==> flow/design.v <==
module CPU(clk, rst, memoryData, memoryAddress, dataOut, readSignal, writeSignal, AC);
input clk;
input rst;  
input [15:0] memoryData;
reg [3:0] state;
reg [5:0] PC;
reg [10:0] MAR;
reg signed [15:0] MBR;
reg [3:0] opcode;
reg M;
reg [15:0] IR;
reg zeroFlag, overflowFlag, carryFlag, negativeFlag;
output reg readSignal;
output reg writeSignal;
output reg signed [15:0] AC;
output reg [15:0] dataOut; 
output reg [10:0] memoryAddress;
reg signed [15:0] result;
parameter Load = 4'd1, Store = 4'd2, Add = 4'd3, Sub = 4'd4, Mul = 4'd5, Div = 4'd6 , Branch = 4'd7, BRZ = 4'd8;
always @ (posedge clk) begin
	if (rst) begin
	PC <= 0;
	state = 0;
	AC <= 0;
	dataOut <= 0;
	memoryAddress <= 0;
	zeroFlag = 0;
	overflowFlag = 0;
	carryFlag = 0;
	negativeFlag = 0;
	readSignal = 1;
	writeSignal = 0;
	end
	else
	case (state)
		0: begin  
			MAR <= PC;
			state = 1;
		end
		1: begin  
			writeSignal = 0;
			readSignal = 1;
			memoryAddress <= MAR;
			PC <= PC + 1;
			state = 2;
		end
		2:state = 3;  
		3: begin
			MBR <= memoryData;
			state = 4;
		end
		4: begin
			IR <= MBR;
			state = 5;
		end
		5: begin  
			opcode <= IR[15:12];
			M <= IR[11];
			MAR <= IR[10:0];
			state = 6;
		end
		6: begin
				if (opcode == Branch) begin  
					PC <= MAR; 
					state = 0;
				end
				else if (opcode == BRZ) begin  
					if(zeroFlag == 1 && M == 1) begin
						PC <= MAR;
						state = 0;
					end
					else begin
						state = 0;
					end
				end
				else begin
					state = 7;
				end
		end
		7: begin
			if (opcode == Store) begin
				memoryAddress <= MAR;
			end
			state = 8;
		end
		8: begin
			if (opcode == Store) begin  
				writeSignal = 1;
				readSignal = 0;
				dataOut <= AC;
				state = 0;
			end
			else begin
				state = 9;
			end
		end
		9: begin
			writeSignal = 0;
			readSignal = 1;
			if(M == 1) begin
				memoryAddress <= MAR;
			end
			state = 10;
			end
		10: begin
			state = 11;
		end
		11: begin
			if (M == 1) begin
				MBR <= memoryData;
			end
			else if (M == 0) begin
				MBR <= $signed(IR[10:0]);
			end
			state = 12;
		end
		12: begin  
			if (opcode == Load) begin  
				AC <= MBR;
				state = 0;
			end
			else if (opcode != Add && opcode != Sub && opcode != Mul && opcode != Div) begin  
				state = 0;
			end
			else begin
				case(opcode)
				Add :  
					begin
					{carryFlag, result} = AC + MBR;
					zeroFlag = (result==0)? 1:0;
					if(AC[15]==MBR[15]) begin
					  if(MBR[15]==result[15])begin
					  overflowFlag = 0;
					  end
					  else begin
					  overflowFlag = 1;
					  end
					end
					else begin
					overflowFlag = 0;
					end						
					negativeFlag =(result[15]==1)? 1:0;	
					end
				Sub :  
					begin
					{carryFlag, result} = AC - MBR;
					zeroFlag = (result==0)? 1:0;
					if(AC[15]==MBR[15]) begin
					  if(MBR[15]==result[15])begin
					  overflowFlag = 0;
					  end
					  else begin
					  overflowFlag = 1;
					  end
					end
					else begin
					overflowFlag = 0;
					end
					negativeFlag =(result[15]==1)? 1:0;
					end
				Mul :  
					begin
					result = AC * MBR;
					zeroFlag = (result==0)? 1:0;
					if(result > 16'h0FFF || result < 16'hF000) begin
					overflowFlag = 1;
					end
					else begin
						overflowFlag = 0;
					end
					negativeFlag =(result[15]==1)? 1:0;
					end	
				Div :  
					begin
					if (MBR == 0) result = 0;  
					else result = AC / MBR;
					zeroFlag = (result==0)? 1:0;
					negativeFlag =(result[15]==1)? 1:0;
					end						
			endcase  
			AC <= result;
			state = 0;
			end
		end
	endcase
end
endmodule
Subject: tool reports on CPU

Hi,

== From RTL to reports: CPU ==
Tool output for the design above before and after an edit, in the order of the flow.
Lines under "original" count in the file above, lines under "edited" in the edited file.
"change": "edited" minus "original" as printed here.
Operators carry their Yosys type and port widths (W data, S select, Z words).
Cell names lack the library's common part.
The mark n/a stands for no value.
Inputs
  top module: CPU
  clock port: clk
  cell library: sky130hd
  timing corner: tt_025C_1v80

== Diff ==
Unified diff, file above to edited file.
The edited RTL no longer does the same as the RTL above: the edit was made by script, with no optimisation intended.
begin of diff
@@ -16,5 +16,5 @@
 output reg [15:0] dataOut; 
 output reg [10:0] memoryAddress;
-reg signed [15:0] result;
+reg signed [31:0] result;
 parameter Load = 4'd1, Store = 4'd2, Add = 4'd3, Sub = 4'd4, Mul = 4'd5, Div = 4'd6 , Branch = 4'd7, BRZ = 4'd8;
 always @ (posedge clk) begin
end of diff

== Word-level counts ==
Source: Yosys, flattened and elaborated, memories not mapped. Widths are those after wreduce. Registers that Yosys merges into a memory's read port (data or address) are not register bits. Print and check cells do not count. Equal cells are merged and count once.
Operators by class
  add/subtract/negate cells: original 3, edited 3, change 0
  $mul: original 1, edited 1, change 0
  div/mod/pow operators: original 1, edited 1, change 0
  equal/unequal tests: original 30, edited 30, change 0
  muxes and demuxes: original 32, edited 32, change 0
  bitwise gates (word level): original 3, edited 3, change 0
  reductions and logical operators: original 29, edited 29, change 0
Operator list
  $mux W16: original 9, edited 3, change -6
  $mux W32: original 0, edited 6, change +6
  $logic_not A16 Y1: original 5, edited 1, change -4
  $logic_not A32 Y1: original 0, edited 4, change +4
  $add A16 B16 Y16: original 1, edited 0, change -1
  $div A16 B16 Y16: original 1, edited 0, change -1
  $mul A16 B16 Y16: original 1, edited 0, change -1
  $sub A16 B16 Y16: original 1, edited 0, change -1
  $add A16 B16 Y17: original 0, edited 1, change +1
  $div A16 B16 Y32: original 0, edited 1, change +1
  $mul A16 B16 Y32: original 0, edited 1, change +1
  $sub A16 B16 Y17: original 0, edited 1, change +1
  $eq A4 B3 Y1 const B: original 8, edited 8, change 0
  $reduce_and A2 Y1: original 7, edited 7, change 0
  $eq A4 B4 Y1 const B: original 6, edited 6, change 0
  $mux W1: original 6, edited 6, change 0
  $eq A4 B2 Y1 const B: original 4, edited 4, change 0
  $logic_and A1 B1 Y1: original 4, edited 4, change 0
  $ne A2 B2 Y1 const B: original 4, edited 4, change 0
  $reduce_bool A2 Y1: original 4, edited 4, change 0
  $mux W6: original 3, edited 3, change 0
  $ne A4 B3 Y1 const B: original 3, edited 3, change 0
  $not A1 Y1: original 3, edited 3, change 0
  $eq A4 B1 Y1 const B: original 2, edited 2, change 0
  $mux W11: original 2, edited 2, change 0
  $mux W3: original 2, edited 2, change 0
  $ne A3 B3 Y1 const B: original 2, edited 2, change 0
  $pmux W1 S2: original 2, edited 2, change 0
Not every row of either side is listed.
Storage and ports
  register bits after elaboration: original 120, edited 120, change 0
  bits of input ports: original 18, edited 18, change 0
  output and inout port bits: original 45, edited 45, change 0
  elaborated cells: original 113, edited 113, change 0

== Logic depth ==
Depth = most cells in a row (Yosys ltp): at word level without a register or memory, in the mapped netlist without a sequential cell, where the memories' decode and read muxes count.
Logic depth
  depth after elaboration: original 11, edited 11, change 0
  ABC_AREA: original 0, edited 0
  gate-level depth with buffers: original 152, edited 355, change +203
  mapped depth without buffers: original 141, edited 328, change +187

== Mapped cells and area ==
Source: synth_stat.txt of the flow (Yosys; design flattened, memories mapped). It holds for the ABC_AREA given above (unset counts as 0); a run with the other value may have another netlist.
Synthesis totals
  mapped cells: original 2362, edited 6154, change +3792
  mapped area (um2): original 19155.9, edited 45992.9, change +26837.0
  sequential area (um2): original 3223.1, edited 3223.1, change 0.0
  flip-flop cells: original 129, edited 129, change 0
  buffers: original 111, edited 220, change +109
Cell types
  ha_1: original 230, edited 647, change +417
  nor2_1: original 187, edited 596, change +409
  nand2_1: original 243, edited 607, change +364
  inv_1: original 181, edited 521, change +340
  a21oi_1: original 152, edited 442, change +290
  fa_1: original 81, edited 264, change +183
  o21ai_0: original 95, edited 273, change +178
  xnor2_1: original 122, edited 275, change +153
  a21o_1: original 39, edited 162, change +123
  and2_1: original 62, edited 176, change +114
  clkbuf_1: original 86, edited 191, change +105
  xor2_1: original 52, edited 141, change +89
  nor3_1: original 54, edited 142, change +88
  o21a_1: original 34, edited 120, change +86
  nand3_1: original 45, edited 124, change +79
  nor2b_1: original 33, edited 89, change +56
  o21bai_1: original 13, edited 59, change +46
  nand2b_1: original 25, edited 70, change +45
Not every row of either side is listed.

== Worst setup path after synthesis ==
OpenSTA on the mapped netlist: ideal clock, no wires. The path of least setup slack (recovery checks aside). Input and output delay are each 20% of the period. Register names are those of the netlist, which keeps one name where synthesis merged equal registers.
Timing after synthesis
  path type: original reg-to-reg, edited reg-to-reg
  start point: original reg MBR[0], edited reg MBR[0]
  end point: original reg AC[6], edited reg zeroFlag
  clock period (ns): original 42.0, edited 42.0, change 0.0
  setup time (ns): original 0.116, edited 0.091, change -0.025
  launch time at the first pin (ns): original 0.000, edited 0.000, change 0.000
  arrival time (ns): original 31.947, edited 73.848, change +41.901
  data required time (ns): original 41.884, edited 41.909, change +0.025
  slack (ns): original 9.937, edited -31.939, change -41.876
  path delay (ns): original 32.063, edited 73.939, change +41.876
  stages on the path: original 133, edited 318, change +185
  buffers on the path: original 10, edited 50, change +40
  synthesis period reached (ns): original 32.063, edited 73.939, change +41.876
"path delay" is the arrival time less input delay plus setup time.
"stages on the path": output pins that drive a net of the path, with the launching flip-flop's if there is one; two outputs of one cell count as two.
"synthesis period reached" = period - worst setup slack (recovery checks aside). The figure is calculated, with input and output delays left at 20% of the set period.
The rows between start and end are the longest chain of elaborated cells between them; the timing report does not say that the signal goes this way. Where chains are equally long, one stands for them.
Each line given opens the expression or statement behind the cell; cells for indexed reads and writes are added by Yosys, which also makes memories of some case tables.
A register here has more assigning lines than the two given.
Between the ends, after synthesis, original
  cells stage by stage: edfxtp_1 -> clkbuf_1 -> clkbuf_1 -> inv_1 -> ha_1 -> buf_2 -> or3b_2 -> a211oi_1 -> and2_1 -> clkbuf_1 -> nand4_1 -> and2_1 -> ha_1 -> o21a_1 -> o21a_1 -> nand4_1 -> mux2_2 -> ha_1 -> (+97 left out) -> a21oi_1 -> nor2b_1 -> o21ai_0 -> a211oi_1 -> a21o_1 -> ha_1 -> a21o_1 -> a21o_1 -> a21oi_1 -> o21ai_0 -> a21oi_1 -> and4_1 -> clkbuf_1 -> a21oi_1 -> xnor2_1 -> nor2_1 -> o32a_1 -> a21bo_2
  cells in the longest elaborated chain: 10
  elaborated cells between the ends (all ways): 14
  source lines of those cells: 10
  those cells by class: 2 x add/sub; 1 x mul; 1 x div; 9 x mux; 1 x reduce/logical
RTL lines, path after synthesis, original
  from (decl): RTL line 8  | reg signed [15:0] MBR;
  from (assign): RTL line 49  | MBR <= memoryData;
  from (assign): RTL line 110  | MBR <= memoryData;
  $div A16 B16 Y16: RTL line 176  | else result = AC / MBR;
  $mux W16: RTL line 175  | if (MBR == 0) result = 0;
  $mux W16: RTL line 126  | case(opcode)
  $mux W16: RTL line 122  | else if (opcode != Add && opcode != Sub && opcode != Mul && opcode != Div) begin
  $mux W16: RTL line 118  | if (opcode == Load) begin
  $mux W16: RTL line 35  | case (state)
  $mux W16: RTL line 21  | if (rst) begin
  $pmux W16 S4: RTL line 126
  $mux W16: RTL line 122
  $mux W16: RTL line 118
  to (assign): RTL line 119  | AC <= MBR;
  to (assign): RTL line 181  | AC <= result;
  to (decl): RTL line 15  | output reg signed [15:0] AC;
Between the ends, after synthesis, edited
  cells stage by stage: edfxtp_1 -> clkbuf_1 -> clkbuf_1 -> inv_1 -> ha_1 -> clkbuf_1 -> a41oi_1 -> xnor2_1 -> o2111ai_4 -> or4_1 -> clkbuf_1 -> or3_1 -> nor2_1 -> ha_1 -> o21a_1 -> o21a_1 -> o21a_1 -> o41ai_1 -> (+282 left out) -> o21a_1 -> o21ai_0 -> nand2b_1 -> a21oi_1 -> nor3_1 -> a211oi_1 -> o21ai_0 -> a221oi_1 -> ha_1 -> and3_1 -> and4_1 -> and2_1 -> a21oi_1 -> o32a_1 -> nor4_1 -> a41oi_1 -> or4_1 -> a311oi_1
  cells in the longest elaborated chain: 10
  elaborated cells between the ends (all ways): 20
  source lines of those cells: 14
  those cells by class: 2 x add/sub; 1 x mul; 1 x div; 11 x mux; 5 x reduce/logical
RTL lines, path after synthesis, edited
  from (decl): RTL line 8  | reg signed [15:0] MBR;
  from (assign): RTL line 49  | MBR <= memoryData;
  from (assign): RTL line 110  | MBR <= memoryData;
  $div A16 B16 Y32: RTL line 176  | else result = AC / MBR;
  $mux W32: RTL line 175  | if (MBR == 0) result = 0;
  $mux W32: RTL line 126  | case(opcode)
  $mux W32: RTL line 122  | else if (opcode != Add && opcode != Sub && opcode != Mul && opcode != Div) begin
  $mux W32: RTL line 118  | if (opcode == Load) begin
  $mux W32: RTL line 35  | case (state)
  $mux W32: RTL line 21  | if (rst) begin
  $logic_not A32 Y1: RTL line 177  | zeroFlag = (result==0)? 1:0;
  $mux W1: RTL line 177
  $pmux W1 S4: RTL line 126
  to (assign): RTL line 130  | zeroFlag = (result==0)? 1:0;
  to (assign): RTL line 147  | zeroFlag = (result==0)? 1:0;
  to (decl): RTL line 12  | reg zeroFlag, overflowFlag, carryFlag, negativeFlag;

== Path in the finished layout ==
From the final timing report of each run of pair A: the path of least setup slack in the routed layout; clock arrival at registers is part of the times.
Timing post-layout
  path type: original reg-to-reg, edited reg-to-reg
  start point: original reg MBR[3], edited reg MBR[4]
  end point: original reg AC[12], edited reg zeroFlag
  clock period (ns): original 42.0, edited 42.0, change 0.0
  setup time (ns): original 0.11, edited 0.09, change -0.02
  launch time at the first pin (ns): original 0.42, edited 0.42, change 0.00
  arrival time (ns): original 37.51, edited 62.35, change +24.84
  data required time (ns): original 42.32, edited 42.32, change 0.00
  slack (ns): original 4.81, edited -20.02, change -24.83
  stages on the path: original 128, edited 310, change +182
  buffers on the path: original 5, edited 45, change +40
The rows between start and end are the longest chain of elaborated cells between them; the timing report does not say that the signal goes this way. Where chains are equally long, one stands for them.
A register here has more assigning lines than the two given.
Between the ends, post-layout, original
  cells stage by stage: edfxtp_1 -> buf_4 -> nor4_4 -> nand2_2 -> o41ai_2 -> xnor2_1 -> buf_4 -> inv_1 -> and4_1 -> nand4_1 -> and2_1 -> ha_1 -> o21a_1 -> o21a_1 -> nand4_1 -> mux2_2 -> ha_1 -> o21a_1 -> (+92 left out) -> nand2_1 -> o31a_1 -> nor2_1 -> nand2_1 -> o21ai_0 -> a21o_1 -> ha_1 -> a21o_1 -> a21o_1 -> a21oi_1 -> o21ai_0 -> a21oi_1 -> and4_1 -> nand3_1 -> o21ai_0 -> xnor2_1 -> nand2_1 -> a311oi_1
  cells in the longest elaborated chain: 10
  elaborated cells between the ends (all ways): 14
  source lines of those cells: 10
  those cells by class: 2 x add/sub; 1 x mul; 1 x div; 9 x mux; 1 x reduce/logical
RTL lines, path post-layout, original
  from (decl): RTL line 8  | reg signed [15:0] MBR;
  from (assign): RTL line 49  | MBR <= memoryData;
  from (assign): RTL line 110  | MBR <= memoryData;
  $div A16 B16 Y16: RTL line 176  | else result = AC / MBR;
  $mux W16: RTL line 175  | if (MBR == 0) result = 0;
  $mux W16: RTL line 126  | case(opcode)
  $mux W16: RTL line 122  | else if (opcode != Add && opcode != Sub && opcode != Mul && opcode != Div) begin
  $mux W16: RTL line 118  | if (opcode == Load) begin
  $mux W16: RTL line 35  | case (state)
  $mux W16: RTL line 21  | if (rst) begin
  $pmux W16 S4: RTL line 126
  $mux W16: RTL line 122
  $mux W16: RTL line 118
  to (assign): RTL line 119  | AC <= MBR;
  to (assign): RTL line 181  | AC <= result;
  to (decl): RTL line 15  | output reg signed [15:0] AC;
Between the ends, post-layout, edited
  cells stage by stage: edfxtp_1 -> or4_4 -> nor4_4 -> a2bb2oi_4 -> o2111ai_4 -> or4_4 -> or3_4 -> nor2_4 -> ha_1 -> o21a_1 -> o21a_1 -> or2_4 -> mux2_2 -> nor2_1 -> ha_2 -> buf_4 -> buf_4 -> mux2_4 -> (+274 left out) -> mux2_4 -> ha_4 -> a2111oi_4 -> o21ai_2 -> a211oi_2 -> o21ai_2 -> a221oi_4 -> buf_12 -> ha_4 -> and3_4 -> and4_4 -> and2_4 -> a21oi_1 -> o32a_1 -> nor4_2 -> a41oi_2 -> or4_4 -> a311oi_2
  cells in the longest elaborated chain: 10
  elaborated cells between the ends (all ways): 20
  source lines of those cells: 14
  those cells by class: 2 x add/sub; 1 x mul; 1 x div; 11 x mux; 5 x reduce/logical
RTL lines, path post-layout, edited
  from (decl): RTL line 8  | reg signed [15:0] MBR;
  from (assign): RTL line 49  | MBR <= memoryData;
  from (assign): RTL line 110  | MBR <= memoryData;
  $div A16 B16 Y32: RTL line 176  | else result = AC / MBR;
  $mux W32: RTL line 175  | if (MBR == 0) result = 0;
  $mux W32: RTL line 126  | case(opcode)
  $mux W32: RTL line 122  | else if (opcode != Add && opcode != Sub && opcode != Mul && opcode != Div) begin
  $mux W32: RTL line 118  | if (opcode == Load) begin
  $mux W32: RTL line 35  | case (state)
  $mux W32: RTL line 21  | if (rst) begin
  $logic_not A32 Y1: RTL line 177  | zeroFlag = (result==0)? 1:0;
  $mux W1: RTL line 177
  $pmux W1 S4: RTL line 126
  to (assign): RTL line 130  | zeroFlag = (result==0)? 1:0;
  to (assign): RTL line 147  | zeroFlag = (result==0)? 1:0;
  to (decl): RTL line 12  | reg zeroFlag, overflowFlag, carryFlag, negativeFlag;

== Layout results ==
Both versions went through the flow (Yosys, OpenROAD) with the same settings in each pair. Constraints: input delay and output delay 20% of the set period each, output load 0.01 pF.
Settings, pair A
  CORE_UTILIZATION: 40
  PLACE_DENSITY: 0.6
  period_ns: 42.0
  CAP_MARGIN: 20
  CORE_MARGIN: 2
  SLEW_MARGIN: 20
Results, pair A
  netlist area reported by Yosys (um2): original 19155.9, edited 45992.9, change +26837.0
  die size (um2): original 49655.4, edited 117711.0, change +68055.6
  standard-cell area after layout (um2): original 21165.3, edited 72289.3, change +51124.0
  post-layout utilization (%): original 44.5, edited 63.3, change +18.8
  worst setup slack after layout (ns): original 4.808, edited -20.022, change -24.830
  total negative slack (ns): original 0.000, edited -636.094, change -636.094
  lowest hold slack (ns): original 0.422, edited 0.419, change -0.003
  total power after layout (mW): original 0.3115, edited 2.314, change +2.0025
  clock period reached (ns): original 37.192, edited 62.022, change +24.830
Settings, pair B
  ABC_AREA: 0
  CAP_MARGIN: 10
  CORE_ASPECT_RATIO: 0.95
  CORE_MARGIN: 5
  CORE_UTILIZATION: 63
  CTS_CLUSTER_DIAMETER: 44
  MAX_ROUTING_LAYER: met4
  PLACE_DENSITY_LB_ADDON: 0.19
  SETUP_SLACK_MARGIN: 5.0
  SLEW_MARGIN: 10
  period_ns: 35.8
Results, pair B
  netlist area reported by Yosys (um2): original 19155.9
  die size (um2): original 33995.3
  standard-cell area after layout (um2): original 22467.8
  post-layout utilization (%): original 74.6
  worst setup slack after layout (ns): original 5.583
  total negative slack (ns): original 0.000
  lowest hold slack (ns): original 0.430
  total power after layout (mW): original 0.3674
  clock period reached (ns): original 30.217
pair B, edited: unfinished; error GRT-0116 in routing.
"clock period reached": clock period set for the run, less the worst setup slack. It is reckoned from that one timing run; input and output delays stay at 20% of the period that was set.
"total power after layout" is the tool's figure for a default switching activity; nothing was simulated.

Regards
